==> flow/design.v <==
module full_adder 
#(
    parameter DATA_WIDTH = 2
) 
(
    input  logic [DATA_WIDTH - 1:0] i_input1,
    input  logic [DATA_WIDTH - 1:0] i_input2,
    input  logic                    i_cin,
    output logic [DATA_WIDTH - 1:0] o_sum,
    output logic                    o_cout
);
    assign {o_cout, o_sum} = i_input1 + i_input2 + {1'b0, i_cin};
endmodule
module counter 
(
    input logic i_clk,
    input logic i_arstn,
    input logic i_valid,
    output logic [3:0] o_count
);
    always_ff @(posedge i_clk, negedge i_arstn) begin
        if (~ i_arstn) 
            o_count <= '0;
        else if (o_count == 4'd12)
            o_count <= '0;
        else if (i_valid)
            o_count <= o_count + 4'b1;
    end
endmodule
module i2b
(
    input  logic       i_clk,
    input  logic       i_arstn,
    input  logic       i_valid,
    input  logic       i_a,
    input  logic       i_b,
    output logic [1:0] o_sum,
    output logic       o_a,
    output logic       o_b
);
    logic s_a_ff1;
    logic s_a_ff2;
    logic s_b_ff1;
    logic s_b_ff2;
    logic s_A0;
    logic s_A1;
    logic s_B0;
    logic s_B1;
    logic s_carry_out;
    logic s_carry_in;
    assign s_A0 = s_a_ff1 & s_b_ff2;
    assign s_A1 = i_a     & s_b_ff2;
    assign s_B0 = s_a_ff2 & s_b_ff1;
    assign s_B1 = s_a_ff1 & s_b_ff1;
    always_ff @(posedge i_clk, negedge i_arstn) begin
        if (~ i_arstn) begin
            s_a_ff1    <= 1'b0;
            s_a_ff2    <= 1'b0;
            s_b_ff1    <= 1'b0;
            s_b_ff2    <= 1'b0;
            s_carry_in <= 1'b0;
        end
        else if (i_valid) begin
            s_a_ff1    <= i_a;
            s_a_ff2    <= s_a_ff1;
            s_b_ff1    <= i_b;
            s_b_ff2    <= s_b_ff1;
            s_carry_in <= s_carry_out;
        end
    end
    full_adder FA1 (
        .i_input1 ( {s_A1, s_A0} ),
        .i_input2 ( {s_B1, s_B0} ),
        .i_cin    ( s_carry_in   ),
        .o_sum    ( o_sum        ),
        .o_cout   ( s_carry_out  )
    );
    assign o_a = s_a_ff2;
    assign o_b = s_b_ff2;
endmodule
module t2b
(
    input  logic        i_clk,
    input  logic        i_arstn,
    input  logic        i_valid,
    input  logic        i_a,
    input  logic        i_b,
    output logic [1:0] o_sum,
    output logic       o_b
);
    logic s_a_ff1;
    logic s_b_ff1;
    logic s_A0;
    logic s_A1;
    logic s_B0;
    logic s_B1;
    logic s_carry_out;
    logic s_carry_in;
    assign s_A0 = s_a_ff1 & s_b_ff1;
    assign s_A1 = i_a     & s_b_ff1;
    assign s_B0 = 1'b0;
    assign s_B1 = s_a_ff1 & i_b;
    always_ff @(posedge i_clk, negedge i_arstn) begin
        if (~ i_arstn) begin
            s_a_ff1    <= 1'b0;
            s_b_ff1    <= 1'b0;
            s_carry_in <= 1'b0;
        end
        else if (i_valid) begin
            s_a_ff1    <= i_a;
            s_b_ff1    <= i_b;
            s_carry_in <= s_carry_out;
        end
    end
    full_adder FA0 (
        .i_input1 ( {s_A1, s_A0} ),
        .i_input2 ( {s_B1, s_B0} ),
        .i_cin    ( s_carry_in   ),
        .o_sum    ( o_sum        ),
        .o_cout   ( s_carry_out  )
    );
    assign o_b = s_b_ff1;
endmodule
module serial_mul
#(
    parameter DATA_WIDTH = 8    
)
(
    input  logic       i_clk,
    input  logic       i_arstn,
    input  logic       i_valid,
    input  logic       i_a,
    input  logic       i_b,
    output logic [1:0] o_product
);
    localparam N_OF_I2B = 1 + (DATA_WIDTH - 4)/2;  
    localparam N_OF_2FA = N_OF_I2B;                
    logic [1:0] s_i2b_sum [N_OF_I2B - 1:0];
    logic [1:0] s_t2b_sum;
    logic s_a [N_OF_I2B - 1:0];
    logic s_b [N_OF_I2B - 1:0];
    logic unused_s_b_i2b_out;
    logic [N_OF_2FA - 1:0] s_carry_in;
    logic [N_OF_2FA - 1:0] s_carry_out;
    logic [1:0] s_adder_sum_0;
    logic [1:0] s_adder_sum_1;
    logic [1:0] s_adder_sum_2;
    i2b I2B0 (
        .i_clk   ( i_clk              ),
        .i_arstn ( i_arstn            ),
        .i_valid ( i_valid            ),
        .i_a     ( i_a                ),
        .i_b     ( s_b[0]             ),
        .o_sum   ( s_i2b_sum[0]       ),
        .o_a     ( s_a[0]             ),
        .o_b     ( unused_s_b_i2b_out )
    );
    genvar i;
    generate
        for (i = 0; i < N_OF_I2B - 1; i++) begin : i2b_multipier
            i2b I2B_MODULE (
                .i_clk   ( i_clk            ),
                .i_arstn ( i_arstn          ),
                .i_valid ( i_valid          ),
                .i_a     ( s_a[i]           ),
                .i_b     ( s_b[i + 1]       ),
                .o_sum   ( s_i2b_sum[i + 1] ),
                .o_a     ( s_a[i + 1]       ),
                .o_b     ( s_b[i]           )
            );
        end
    endgenerate
    t2b T2B0 (
        .i_clk   ( i_clk             ),
        .i_arstn ( i_arstn           ),
        .i_valid ( i_valid           ),
        .i_a     ( s_a[N_OF_I2B - 1] ),
        .i_b     ( i_b               ),
        .o_sum   ( s_t2b_sum         ),
        .o_b     ( s_b[N_OF_I2B - 1] )
    );
    full_adder FA0_0 (
        .i_input1 ( s_i2b_sum[0]   ),
        .i_input2 ( s_i2b_sum[1]   ),
        .i_cin    ( s_carry_in[0]  ),
        .o_sum    ( s_adder_sum_0  ),
        .o_cout   ( s_carry_out[0] )
    );
    full_adder FA0_3 (
        .i_input1 ( s_i2b_sum[2]   ),
        .i_input2 ( s_t2b_sum      ),
        .i_cin    ( s_carry_in[1]  ),
        .o_sum    ( s_adder_sum_1  ),
        .o_cout   ( s_carry_out[1] )
    );
    full_adder FA1_0 (
        .i_input1 ( s_adder_sum_0  ),
        .i_input2 ( s_adder_sum_1  ),
        .i_cin    ( s_carry_in[2]  ),
        .o_sum    ( s_adder_sum_2  ),
        .o_cout   ( s_carry_out[2] )
    );
    always_ff @( posedge i_clk, negedge i_arstn ) begin
        if ( ~ i_arstn ) 
            s_carry_in <= '0;
        else if (i_valid) 
            s_carry_in <= s_carry_out;
    end
    assign o_product = s_adder_sum_2;
endmodule
module conv_top
#(
    parameter DATA_WIDTH  = 8,
    parameter KERNEL_SIZE = 25
)
(
    input  logic                     i_clk,
    input  logic                     i_arstn,
	input  logic                     i_arstn_perf,
	input  logic                     i_enable_count2,
    input  logic                     i_ready,
    input  logic                     i_valid,
    input  logic [KERNEL_SIZE - 1:0] i_bit_X,
    input  logic [KERNEL_SIZE - 1:0] i_bit_K,
    output logic [              1:0] o_conv,
    output logic                     o_ready,
    output logic                     o_valid,
	output logic [             31:0] o_perf_cycle_count,
	output logic [             31:0] o_perf_cycle_count2
);
    logic [3:0] s_count;
    logic s_valid_data_in;
    logic s_valid_data_out;
	logic [KERNEL_SIZE - 1:0] s_bit_X_delayed;
	logic [KERNEL_SIZE - 1:0] s_bit_K_delayed;
    logic [1:0] s_product [KERNEL_SIZE - 1:0];
    localparam N_OF_2FA = KERNEL_SIZE - 1;
    logic [N_OF_2FA - 1:0] s_carry_in;
    logic [N_OF_2FA - 1:0] s_carry_out;
    always_ff @(posedge i_clk, negedge i_arstn) begin
        if (~ i_arstn) begin
            s_bit_X_delayed <= '0;
            s_bit_K_delayed <= '0;
        end
        else if (s_valid_data_in) begin
            s_bit_X_delayed <= i_bit_X;
            s_bit_K_delayed <= i_bit_K;
        end
    end
    genvar i;
    generate
        for (i = 0; i < KERNEL_SIZE; i++) begin : serial_multipier
            serial_mul #(
                .DATA_WIDTH ( DATA_WIDTH )
            ) S_MUL0 (
                .i_clk     ( i_clk              ),
                .i_arstn   ( i_arstn            ),
                .i_valid   ( s_valid_data_in    ),
                .i_a       ( s_bit_X_delayed[i] ),
                .i_b       ( s_bit_K_delayed[i] ),
                .o_product ( s_product[i]       )
            );
        end
    endgenerate
    counter COUNT0 (
        .i_clk   ( i_clk           ),
        .i_arstn ( i_arstn         ),
        .i_valid ( s_valid_data_in ),
        .o_count ( s_count         )
    );
	assign s_valid_data_out = (s_count >= 4'd5) & (s_count <= 4'd12);
	always_ff @(posedge i_clk, negedge i_arstn_perf) begin
	    if (~ i_arstn_perf)
		    o_perf_cycle_count <= 32'b0;
		else if (s_valid_data_in)
		    o_perf_cycle_count <= o_perf_cycle_count + 32'b1;
	end
	always_ff @(posedge i_clk, negedge i_arstn_perf) begin
	     if (~ i_arstn_perf)
		    o_perf_cycle_count2 <= 32'b0;
		else if (i_enable_count2)
		    o_perf_cycle_count2 <= o_perf_cycle_count2 + 32'b1;
	end
    logic [1:0] s_sum_0;
    logic [1:0] s_sum_1;
    logic [1:0] s_sum_2;
    logic [1:0] s_sum_3;
    logic [1:0] s_sum_4;
    logic [1:0] s_sum_5;
    logic [1:0] s_sum_6;
    logic [1:0] s_sum_7;
    logic [1:0] s_sum_8;
    logic [1:0] s_sum_9;
    logic [1:0] s_sum_10;
    logic [1:0] s_sum_11;
    logic [1:0] s_sum_12;
    logic [1:0] s_sum_13;
    logic [1:0] s_sum_14;
    logic [1:0] s_sum_15;
    logic [1:0] s_sum_16;
    logic [1:0] s_sum_17;
    logic [1:0] s_sum_18;
    logic [1:0] s_sum_19;
    logic [1:0] s_sum_20;
    logic [1:0] s_sum_21;
    logic [1:0] s_sum_22;
    logic [1:0] s_sum_23;
    full_adder FA0_0 (
        .i_input1 ( s_product[0]    ),
        .i_input2 ( s_product[1]    ),
        .i_cin    ( s_carry_in[0]   ),
        .o_sum    ( s_sum_0         ),
        .o_cout   ( s_carry_out[0]  )
    );
    full_adder FA0_1 (
        .i_input1 ( s_product[2]    ),
        .i_input2 ( s_product[3]    ),
        .i_cin    ( s_carry_in[1]   ),
        .o_sum    ( s_sum_1         ),
        .o_cout   ( s_carry_out[1]  )
    );
    full_adder FA0_2 (
        .i_input1 ( s_product[4]    ),
        .i_input2 ( s_product[5]    ),
        .i_cin    ( s_carry_in[2]   ),
        .o_sum    ( s_sum_2         ),
        .o_cout   ( s_carry_out[2]  )
    );
    full_adder FA0_3 (
        .i_input1 ( s_product[6]    ),
        .i_input2 ( s_product[7]    ),
        .i_cin    ( s_carry_in[3]   ),
        .o_sum    ( s_sum_3         ),
        .o_cout   ( s_carry_out[3]  )
    );
    full_adder FA0_4 (
        .i_input1 ( s_product[8]    ),
        .i_input2 ( s_product[9]    ),
        .i_cin    ( s_carry_in[4]   ),
        .o_sum    ( s_sum_4         ),
        .o_cout   ( s_carry_out[4]  )
    );
    full_adder FA0_5 (
        .i_input1 ( s_product[10]   ),
        .i_input2 ( s_product[11]   ),
        .i_cin    ( s_carry_in[5]   ),
        .o_sum    ( s_sum_5         ),
        .o_cout   ( s_carry_out[5]  )
    );
    full_adder FA0_6 (
        .i_input1 ( s_product[12]   ),
        .i_input2 ( s_product[13]   ),
        .i_cin    ( s_carry_in[6]   ),
        .o_sum    ( s_sum_6         ),
        .o_cout   ( s_carry_out[6]  )
    );
    full_adder FA0_7 (
        .i_input1 ( s_product[14]   ),
        .i_input2 ( s_product[15]   ),
        .i_cin    ( s_carry_in[7]   ),
        .o_sum    ( s_sum_7         ),
        .o_cout   ( s_carry_out[7]  )
    );
    full_adder FA0_8 (
        .i_input1 ( s_product[16]   ),
        .i_input2 ( s_product[17]   ),
        .i_cin    ( s_carry_in[8]   ),
        .o_sum    ( s_sum_8         ),
        .o_cout   ( s_carry_out[8]  )
    );
    full_adder FA0_9 (
        .i_input1 ( s_product[18]   ),
        .i_input2 ( s_product[19]   ),
        .i_cin    ( s_carry_in[9]   ),
        .o_sum    ( s_sum_9         ),
        .o_cout   ( s_carry_out[9]  )
    );
    full_adder FA0_10 (
        .i_input1 ( s_product[20]   ),
        .i_input2 ( s_product[21]   ),
        .i_cin    ( s_carry_in[10]  ),
        .o_sum    ( s_sum_10        ),
        .o_cout   ( s_carry_out[10] )
    );
    full_adder FA0_11 (
        .i_input1 ( s_product[22]   ),
        .i_input2 ( s_product[23]   ),
        .i_cin    ( s_carry_in[11]  ),
        .o_sum    ( s_sum_11        ),
        .o_cout   ( s_carry_out[11] )
    );
    logic [1:0] s_last;
    assign s_last = s_product[24];  
    full_adder FA1_0 (
        .i_input1 ( s_sum_0         ),
        .i_input2 ( s_sum_1         ),
        .i_cin    ( s_carry_in[12]  ),
        .o_sum    ( s_sum_12        ),
        .o_cout   ( s_carry_out[12] )
    );
    full_adder FA1_1 (
        .i_input1 ( s_sum_2         ),
        .i_input2 ( s_sum_3         ),
        .i_cin    ( s_carry_in[13]  ),
        .o_sum    ( s_sum_13        ),
        .o_cout   ( s_carry_out[13] )
    );
    full_adder FA1_2 (
        .i_input1 ( s_sum_4         ),
        .i_input2 ( s_sum_5         ),
        .i_cin    ( s_carry_in[14]  ),
        .o_sum    ( s_sum_14        ),
        .o_cout   ( s_carry_out[14] )
    );
    full_adder FA1_3 (
        .i_input1 ( s_sum_6         ),
        .i_input2 ( s_sum_7         ),
        .i_cin    ( s_carry_in[15]  ),
        .o_sum    ( s_sum_15        ),
        .o_cout   ( s_carry_out[15] )
    );
    full_adder FA1_4 (
        .i_input1 ( s_sum_8         ),
        .i_input2 ( s_sum_9         ),
        .i_cin    ( s_carry_in[16]  ),
        .o_sum    ( s_sum_16        ),
        .o_cout   ( s_carry_out[16] )
    );
    full_adder FA1_5 (
        .i_input1 ( s_sum_10        ),
        .i_input2 ( s_sum_11        ),
        .i_cin    ( s_carry_in[17]  ),
        .o_sum    ( s_sum_17        ),
        .o_cout   ( s_carry_out[17] )
    );
    full_adder FA2_0 (
        .i_input1 ( s_sum_12        ),
        .i_input2 ( s_sum_13        ),
        .i_cin    ( s_carry_in[18]  ),
        .o_sum    ( s_sum_18        ),
        .o_cout   ( s_carry_out[18] )
    );
    full_adder FA2_1 (
        .i_input1 ( s_sum_14        ),
        .i_input2 ( s_sum_15        ),
        .i_cin    ( s_carry_in[19]  ),
        .o_sum    ( s_sum_19        ),
        .o_cout   ( s_carry_out[19] )
    );
    full_adder FA2_2 (
        .i_input1 ( s_sum_16        ),
        .i_input2 ( s_sum_17        ),
        .i_cin    ( s_carry_in[20]  ),
        .o_sum    ( s_sum_20        ),
        .o_cout   ( s_carry_out[20] )
    );
    full_adder FA3_0 (
        .i_input1 ( s_sum_18        ),
        .i_input2 ( s_sum_19        ),
        .i_cin    ( s_carry_in[21]  ),
        .o_sum    ( s_sum_21        ),
        .o_cout   ( s_carry_out[21] )
    );
    full_adder FA3_1 (
        .i_input1 ( s_sum_20        ),
        .i_input2 ( s_last          ),  
        .i_cin    ( s_carry_in[22]  ),
        .o_sum    ( s_sum_22        ),
        .o_cout   ( s_carry_out[22] )
    );
    full_adder FA4_0 (
        .i_input1 ( s_sum_21        ),
        .i_input2 ( s_sum_22        ),
        .i_cin    ( s_carry_in[23]  ),
        .o_sum    ( s_sum_23        ),  
        .o_cout   ( s_carry_out[23] )
    );
    assign o_conv = s_sum_23;
    always_ff @( posedge i_clk, negedge i_arstn ) begin
        if ( ~ i_arstn ) 
            s_carry_in <= '0;
        else if (s_valid_data_in) 
            s_carry_in <= s_carry_out;
    end
    typedef enum logic [2:0] {
        IDLE      = 3'd0,
        READ      = 3'd1,
        WAIT_RES  = 3'd2,
        READ_DONE = 3'd3,
        WRITE     = 3'd4,
        WRITE_DONE = 3'd5
    } state_t;
    state_t PS;
    state_t NS;
    always_ff @(posedge i_clk, negedge i_arstn) begin
        if (~ i_arstn)
            PS <= IDLE;
        else
            PS <= NS;
    end
    always_comb begin
        NS = PS;
        case (PS)
            IDLE: 
				if (i_valid) 
				    NS = READ;
            READ:   NS = WAIT_RES;
            WAIT_RES: 
				if (s_valid_data_out)
				    NS = WRITE;
                else
					NS = READ_DONE;
            READ_DONE: 
				if (~ i_valid)
				     NS = IDLE;
            WRITE:
				if (~ i_ready)
				    NS = WRITE_DONE;
            WRITE_DONE: 
				if (i_ready)
				    NS = IDLE;
            default: 
				    NS = PS;
        endcase
    end
    always_comb begin
        s_valid_data_in = 1'b0;
        o_ready         = 1'b0;
        o_valid         = 1'b0;
        case (PS)
            IDLE : o_ready         = 1'b1;
            READ : s_valid_data_in = 1'b1; 
            WRITE: o_valid         = 1'b1;
            default: begin
                s_valid_data_in = 1'b0;
                o_ready         = 1'b0;
                o_valid         = 1'b0;
            end
        endcase
    end
endmodule
### Reports on conv_top

Each step is given for the RTL above and for the edited RTL.
"before" refers to lines of the RTL above, "after" to lines of the edited file.
"difference" is "after" less "before", of the values as shown; "relative change" is that difference over "before", in percent.
Library cell names are shortened.
A cell with -- has no value.

* top module: conv_top
* clock port: i_clk
* cell library: sky130hd
* timing corner: tt_025C_1v80

### Diff

Unified diff, file above to edited file.
This change comes from a script, not from a designer. The edited design behaves differently; no optimisation was intended.

```diff
@@ -180,11 +180,15 @@
         .o_b     ( s_b[N_OF_I2B - 1] )
     );
+    wire [1:0] s_adder_sum_0_m, s_adder_sum_0_s;
     full_adder FA0_0 (
         .i_input1 ( s_i2b_sum[0]   ),
         .i_input2 ( s_i2b_sum[1]   ),
         .i_cin    ( s_carry_in[0]  ),
-        .o_sum    ( s_adder_sum_0  ),
+        .o_sum    ( s_adder_sum_0_m  ),
         .o_cout   ( s_carry_out[0] )
     );
+    full_adder FA0_0_twin (.i_input1(s_i2b_sum[0]), .i_input2(s_i2b_sum[1]), .i_cin(~(s_carry_in[0])),
+        .o_sum(s_adder_sum_0_s));
+    assign s_adder_sum_0 = s_adder_sum_0_m ^ s_adder_sum_0_s;
     full_adder FA0_3 (
         .i_input1 ( s_i2b_sum[2]   ),
```

### Elaborated design

Yosys after proc, flatten, opt, wreduce and memory -nomap, before mapping. Print and check cells are not counted. Equal cells are merged and count once.

Storage and ports
* register bits: before 670, after 670, difference 0, relative change 0.00%
* input port bits: before 56, after 56, difference 0, relative change 0.00%
* output and inout port bits: before 68, after 68, difference 0, relative change 0.00%
* word-level cells: before 1286, after 1361, difference +75, relative change +5.83%

Operators by class
* $add $sub $neg: before 401, after 426, difference +25, relative change +6.23%
* $lt $le $gt $ge: before 2, after 2, difference 0, relative change 0.00%
* equal/unequal tests: before 10, after 10, difference 0, relative change 0.00%
* multiplexer cells: before 11, after 11, difference 0, relative change 0.00%
* bitwise operators: before 376, after 426, difference +50, relative change +13.30%
* reduce/logical cells: before 4, after 4, difference 0, relative change 0.00%

Operators by type and width
* adder 2 x 1 -> 2 bit: before 0, after 25, difference +25
* inverter 1 bit: before 0, after 25, difference +25
* XOR 2 bit: before 0, after 25, difference +25
* AND 1 bit: before 376, after 376, difference 0, relative change 0.00%
* adder 2 x 2 -> 3 bit: before 199, after 199, difference 0, relative change 0.00%
* adder 3 x 1 -> 3 bit: before 199, after 199, difference 0, relative change 0.00%
* 2-to-1 mux 3 bit: before 5, after 5, difference 0, relative change 0.00%
* inequality test 2 bit (second input constant): before 4, after 4, difference 0, relative change 0.00%
* 2-to-1 mux 1 bit: before 3, after 3, difference 0, relative change 0.00%
* adder 32 x 1 -> 32 bit (second input constant): before 2, after 2, difference 0, relative change 0.00%
* == test 3 x 2 -> 1 bit (second input constant): before 2, after 2, difference 0, relative change 0.00%
* == test 3 bit (second input constant): before 2, after 2, difference 0, relative change 0.00%
* 2-to-1 mux 4 bit: before 2, after 2, difference 0, relative change 0.00%
* adder 4 x 1 -> 4 bit (second input constant): before 1, after 1, difference 0, relative change 0.00%
* == test 3 x 1 -> 1 bit (second input constant): before 1, after 1, difference 0, relative change 0.00%
* == test 4 bit (second input constant): before 1, after 1, difference 0, relative change 0.00%
* >= comparator 4 x 3 -> 1 bit (second input constant): before 1, after 1, difference 0, relative change 0.00%
* <= comparator 4 bit (second input constant): before 1, after 1, difference 0, relative change 0.00%
* logical NOT 3 bit: before 1, after 1, difference 0, relative change 0.00%
* case mux 3 bit (select 6 bit): before 1, after 1, difference 0, relative change 0.00%
* AND reduction 5 bit: before 1, after 1, difference 0, relative change 0.00%
* nonzero test 2 bit: before 1, after 1, difference 0, relative change 0.00%
* nonzero test 6 bit: before 1, after 1, difference 0, relative change 0.00%

### Longest topological paths

Longest topological path by Yosys (ltp), each cell counted once; first at word level (registers and memories cut), then after technology mapping (sequential cells cut; the memories' decode and read muxes count).

Depth
* word-level depth: before 17, after 18, difference +1, relative change +5.88%
* ABC_AREA: before 0, after 0
* gate-level depth with buffers: before 17, after 19, difference +2, relative change +11.76%
* gate-level depth less buffers: before 17, after 19, difference +2, relative change +11.76%

### Netlist

The flow's flattened synthesis, as Yosys stat reports it; memories are mapped. The netlist is that of the ABC_AREA named above (0 if unset); the other value can give another one.

Cell types
* inv_1: before 239, after 400, difference +161, relative change +67.36%
* ha_1: before 31, after 107, difference +76, relative change +245.16%
* nand2_1: before 156, after 218, difference +62, relative change +39.74%
* fa_1: before 373, after 324, difference -49, relative change -13.14%
* xor2_1: before 9, after 49, difference +40, relative change +444.44%
* mux2_2: before 525, after 487, difference -38, relative change -7.24%
* xnor2_1: before 54, after 89, difference +35, relative change +64.81%
* nor2b_1: before 1, after 25, difference +24, relative change +2400.00%
* and2_1: before 324, after 302, difference -22, relative change -6.79%
* mux2i_1: before 1, after 22, difference +21, relative change +2100.00%
* o21ai_0: before 78, after 91, difference +13, relative change +16.67%
* nand3_1: before 25, after 14, difference -11, relative change -44.00%
* buf_2: before 60, after 52, difference -8, relative change -13.33%
* nor3_1: before 6, after 14, difference +8, relative change +133.33%
* clkbuf_1: before 17, after 24, difference +7, relative change +41.18%
* nor4_1: before 2, after 9, difference +7, relative change +350.00%
* nand4_1: before 24, after 18, difference -6, relative change -25.00%
* a21oi_1: before 3, after 7, difference +4, relative change +133.33%

Not every row of either side is listed.

Mapped netlist
* mapped cells: before 2646, after 2982, difference +336, relative change +12.70%
* chip area (Yosys) (sq um): before 36107.1, after 37528.5, difference +1421.4, relative change +3.94%
* area of sequential cells (sq um): before 16842.4, after 16842.4, difference 0.0, relative change 0.00%
* mapped flip-flops: before 673, after 673, difference 0, relative change 0.00%
* buffer cells: before 78, after 80, difference +2, relative change +2.56%

The figures by module come from a second, unflattened synthesis with its own total; it is not the netlist above.

Unflattened totals
* cells (unflattened synthesis): before 3877, after 4202, difference +325, relative change +8.38%
* area total of the unflattened synthesis (sq um): before 41467.3, after 43750.7, difference +2283.4, relative change +5.51%

Rows give one instance, submodules left out.

Modules, before
* i2b: instances 75, cells 14, area 206.4 sq um, sequential area 125.1 sq um
* full_adder: instances 199, cells 10, area 70.1 sq um, sequential area 0.0 sq um
* conv_top: instances 1, cells 419, area 5820.6 sq um, sequential area 3604.7 sq um
* t2b: instances 25, cells 10, area 131.4 sq um, sequential area 75.1 sq um
* serial_mul (DATA_WIDTH=8): instances 25, cells 6, area 108.9 sq um, sequential area 75.1 sq um
* counter: instances 1, cells 18, area 214.0 sq um, sequential area 100.1 sq um

Modules, after
* full_adder: instances 224, cells 10, area 70.1 sq um, sequential area 0.0 sq um
* i2b: instances 75, cells 14, area 206.4 sq um, sequential area 125.1 sq um
* conv_top: instances 1, cells 419, area 5820.6 sq um, sequential area 3604.7 sq um
* t2b: instances 25, cells 10, area 131.4 sq um, sequential area 75.1 sq um
* serial_mul (DATA_WIDTH=8): instances 25, cells 9, area 130.1 sq um, sequential area 75.1 sq um
* counter: instances 1, cells 18, area 214.0 sq um, sequential area 100.1 sq um

### Timing after synthesis

Source: OpenSTA report_checks on the synthesized netlist (no wires, ideal clock, input and output delay 20% of the period each), path of least setup slack; recovery checks are left aside. Register names are those of the netlist, which keeps one name where synthesis merged equal registers.

Timing path post-synthesis
* kind: before register to output, after register to output
* start: before register serial_multipier[20].S_MUL0.i2b_multipier[1].I2B_MODULE.s_b_ff2, after register serial_multipier[16].S_MUL0.I2B0.s_a_ff1
* end: before output o_conv[1], after output o_conv[1]
* period (ns): before 12.0, after 12.0, difference 0.0, relative change 0.00%
* output delay (ns): before 2.400, after 2.400, difference 0.000, relative change 0.00%
* time at the first pin (ns): before 0.000, after 0.000, difference 0.000
* arrival (ns): before 5.240, after 5.844, difference +0.604, relative change +11.53%
* required time (ns): before 9.600, after 9.600, difference 0.000, relative change 0.00%
* path slack (ns): before 4.360, after 3.756, difference -0.604
* delay of the path (ns): before 5.240, after 5.844, difference +0.604, relative change +11.53%
* driving pins on the path: before 17, after 18, difference +1, relative change +5.88%
* path buffers: before 0, after 0, difference 0
* period reached after synthesis (ns): before 7.64, after 8.244, difference +0.604, relative change +7.91%

"delay of the path" = arrival - input delay + setup time.
A path that ends at an output port has no setup time.
"driving pins on the path" counts driving pins, that of a launching flip-flop among them; a cell with two outputs on the path counts twice.
"period reached after synthesis" is the clock period less the worst setup slack; recovery checks do not enter. This is arithmetic on one report: input and output delays are still those of the set period (20% each).
Between the ends stands the longest chain of elaborated cells between them, by number of cells; it is not shown to be the way that was timed. Of several equally long chains one is given.
A line is the first line of the expression or statement that the cell stems from. Yosys adds cells for indexed reads and writes and turns some case tables into memories.

On the way, post-synthesis, before:
* cell sequence: dfrtp_1 and2_1 fa_1 fa_1 inv_1 fa_1 inv_1 fa_1 inv_1 fa_1 inv_1 fa_1 fa_1 inv_1 fa_1 inv_1 fa_1
* length of the longest elaborated chain: 17
* elaborated cells on any way between the ends: 18
* source lines of those cells: 3
* classes of those cells: add/sub: 16; logic: 2

RTL lines, path post-synthesis, before
* start: declaration: line 44 `logic s_b_ff2;`
* start: assignment: line 60 `s_b_ff2    <= 1'b0;`
* start: assignment: line 67 `s_b_ff2    <= s_b_ff1;`
* AND 1 bit: line 51 `assign s_A0 = s_a_ff1 & s_b_ff2;`
* adder 2 x 2 -> 3 bit: line 12 `assign {o_cout, o_sum} = i_input1 + i_input2 + {1'b0, i_cin};`
* adder 3 x 1 -> 3 bit: line 12
* adder 2 x 2 -> 3 bit: line 12
* adder 3 x 1 -> 3 bit: line 12
* adder 2 x 2 -> 3 bit: line 12
* adder 3 x 1 -> 3 bit: line 12
* [3 not listed]
* adder 3 x 1 -> 3 bit: line 12
* adder 2 x 2 -> 3 bit: line 12
* adder 3 x 1 -> 3 bit: line 12
* adder 2 x 2 -> 3 bit: line 12
* adder 3 x 1 -> 3 bit: line 12
* adder 2 x 2 -> 3 bit: line 12
* adder 3 x 1 -> 3 bit: line 12
* end: declaration: line 225 `output logic [              1:0] o_conv,`

On the way, post-synthesis, after:
* cell sequence: dfrtp_1 and2_1 fa_1 inv_1 fa_1 fa_1 inv_1 ha_1 xor2_1 xnor2_1 fa_1 fa_1 fa_1 fa_1 inv_1 fa_1 inv_1 fa_1
* length of the longest elaborated chain: 18
* elaborated cells on any way between the ends: 20
* source lines of those cells: 4
* classes of those cells: add/sub: 17; logic: 3

RTL lines, path post-synthesis, after
* start: declaration: line 41 `logic s_a_ff1;`
* start: assignment: line 57 `s_a_ff1    <= 1'b0;`
* start: assignment: line 64 `s_a_ff1    <= i_a;`
* AND 1 bit: line 51 `assign s_A0 = s_a_ff1 & s_b_ff2;`
* adder 2 x 2 -> 3 bit: line 12 `assign {o_cout, o_sum} = i_input1 + i_input2 + {1'b0, i_cin};`
* adder 3 x 1 -> 3 bit: line 12
* adder 2 x 2 -> 3 bit: line 12
* adder 3 x 1 -> 3 bit: line 12
* XOR 2 bit: line 192 `assign s_adder_sum_0 = s_adder_sum_0_m ^ s_adder_sum_0_s;`
* adder 2 x 2 -> 3 bit: line 12
* [4 not listed]
* adder 3 x 1 -> 3 bit: line 12
* adder 2 x 2 -> 3 bit: line 12
* adder 3 x 1 -> 3 bit: line 12
* adder 2 x 2 -> 3 bit: line 12
* adder 3 x 1 -> 3 bit: line 12
* adder 2 x 2 -> 3 bit: line 12
* adder 3 x 1 -> 3 bit: line 12
* end: declaration: line 229 `output logic [              1:0] o_conv,`

### Path in the finished layout

Path of least setup slack in the final report of each run of pair A (OpenROAD, finished layout, wires in). Where an end is a register, its clock arrival counts in the times.

Timing path after layout
* kind: before register to output, after register to output
* start: before register serial_multipier[16].S_MUL0.i2b_multipier[1].I2B_MODULE.s_a_ff1, after register serial_multipier[19].S_MUL0.I2B0.s_a_ff1
* end: before output o_conv[1], after output o_conv[1]
* period (ns): before 9.1, after 9.1, difference 0.0, relative change 0.00%
* output delay (ns): before 1.82, after 1.82, difference 0.00, relative change 0.00%
* time at the first pin (ns): before 0.60, after 0.63, difference +0.03, relative change +5.00%
* arrival (ns): before 6.63, after 6.90, difference +0.27, relative change +4.07%
* required time (ns): before 7.28, after 7.28, difference 0.00, relative change 0.00%
* path slack (ns): before 0.65, after 0.38, difference -0.27
* driving pins on the path: before 14, after 19, difference +5, relative change +35.71%
* path buffers: before 1, after 1, difference 0, relative change 0.00%

Between the ends stands the longest chain of elaborated cells between them, by number of cells; it is not shown to be the way that was timed. Of several equally long chains one is given.

On the way, after layout, before:
* cell sequence: dfrtp_1 and2_1 fa_1 fa_1 fa_1 fa_1 fa_1 fa_1 fa_1 inv_1 fa_1 inv_1 fa_1 clkdlybuf4s50_1
* length of the longest elaborated chain: 17
* elaborated cells on any way between the ends: 18
* source lines of those cells: 3
* classes of those cells: add/sub: 16; logic: 2

RTL lines, path after layout, before
* start: declaration: line 41 `logic s_a_ff1;`
* start: assignment: line 57 `s_a_ff1    <= 1'b0;`
* start: assignment: line 64 `s_a_ff1    <= i_a;`
* AND 1 bit: line 51 `assign s_A0 = s_a_ff1 & s_b_ff2;`
* adder 2 x 2 -> 3 bit: line 12 `assign {o_cout, o_sum} = i_input1 + i_input2 + {1'b0, i_cin};`
* adder 3 x 1 -> 3 bit: line 12
* adder 2 x 2 -> 3 bit: line 12
* adder 3 x 1 -> 3 bit: line 12
* adder 2 x 2 -> 3 bit: line 12
* adder 3 x 1 -> 3 bit: line 12
* [3 not listed]
* adder 3 x 1 -> 3 bit: line 12
* adder 2 x 2 -> 3 bit: line 12
* adder 3 x 1 -> 3 bit: line 12
* adder 2 x 2 -> 3 bit: line 12
* adder 3 x 1 -> 3 bit: line 12
* adder 2 x 2 -> 3 bit: line 12
* adder 3 x 1 -> 3 bit: line 12
* end: declaration: line 225 `output logic [              1:0] o_conv,`

On the way, after layout, after:
* cell sequence: dfrtp_1 and2_1 fa_1 inv_1 fa_1 fa_2 inv_1 ha_1 xor2_2 xnor2_2 fa_1 fa_1 fa_2 fa_1 inv_1 fa_1 inv_1 fa_1 clkbuf_2
* length of the longest elaborated chain: 18
* elaborated cells on any way between the ends: 20
* source lines of those cells: 4
* classes of those cells: add/sub: 17; logic: 3

RTL lines, path after layout, after
* start: declaration: line 41 `logic s_a_ff1;`
* start: assignment: line 57 `s_a_ff1    <= 1'b0;`
* start: assignment: line 64 `s_a_ff1    <= i_a;`
* AND 1 bit: line 51 `assign s_A0 = s_a_ff1 & s_b_ff2;`
* adder 2 x 2 -> 3 bit: line 12 `assign {o_cout, o_sum} = i_input1 + i_input2 + {1'b0, i_cin};`
* adder 3 x 1 -> 3 bit: line 12
* adder 2 x 2 -> 3 bit: line 12
* adder 3 x 1 -> 3 bit: line 12
* XOR 2 bit: line 192 `assign s_adder_sum_0 = s_adder_sum_0_m ^ s_adder_sum_0_s;`
* adder 2 x 2 -> 3 bit: line 12
* [4 not listed]
* adder 3 x 1 -> 3 bit: line 12
* adder 2 x 2 -> 3 bit: line 12
* adder 3 x 1 -> 3 bit: line 12
* adder 2 x 2 -> 3 bit: line 12
* adder 3 x 1 -> 3 bit: line 12
* adder 2 x 2 -> 3 bit: line 12
* adder 3 x 1 -> 3 bit: line 12
* end: declaration: line 229 `output logic [              1:0] o_conv,`

### Measured runs

Both versions went through the flow (Yosys, OpenROAD) with the same settings in each pair. Constraints: input delay and output delay 20% of the set period each, output load 0.01 pF.

Flow settings, pair A:
* CORE_UTILIZATION: 40
* period_ns: 9.1
* CAP_MARGIN: 20
* CORE_MARGIN: 2
* SLEW_MARGIN: 20

Final reports, pair A
* cell area after synthesis (sq um): before 36107.1, after 37528.5, difference +1421.4, relative change +3.94%
* area inside the die boundary (sq um): before 92686.8, after 96286.1, difference +3599.3, relative change +3.88%
* standard-cell area after layout (sq um): before 41148.2, after 43008.7, difference +1860.5, relative change +4.52%
* utilization after layout (%): before 45.9, after 46.2, difference +0.3
* setup slack of the worst path (ns): before 0.645, after 0.381, difference -0.264
* setup TNS (ns): before 0.000, after 0.000, difference 0.000
* lowest hold slack (ns): before 0.468, after 0.471, difference +0.003
* achieved clock period (ns): before 8.455, after 8.719, difference +0.264, relative change +3.12%

By "achieved clock period" is meant the clock period of the run minus its worst setup slack. This is arithmetic on one report: input and output delays are still those of the set period (20% each).
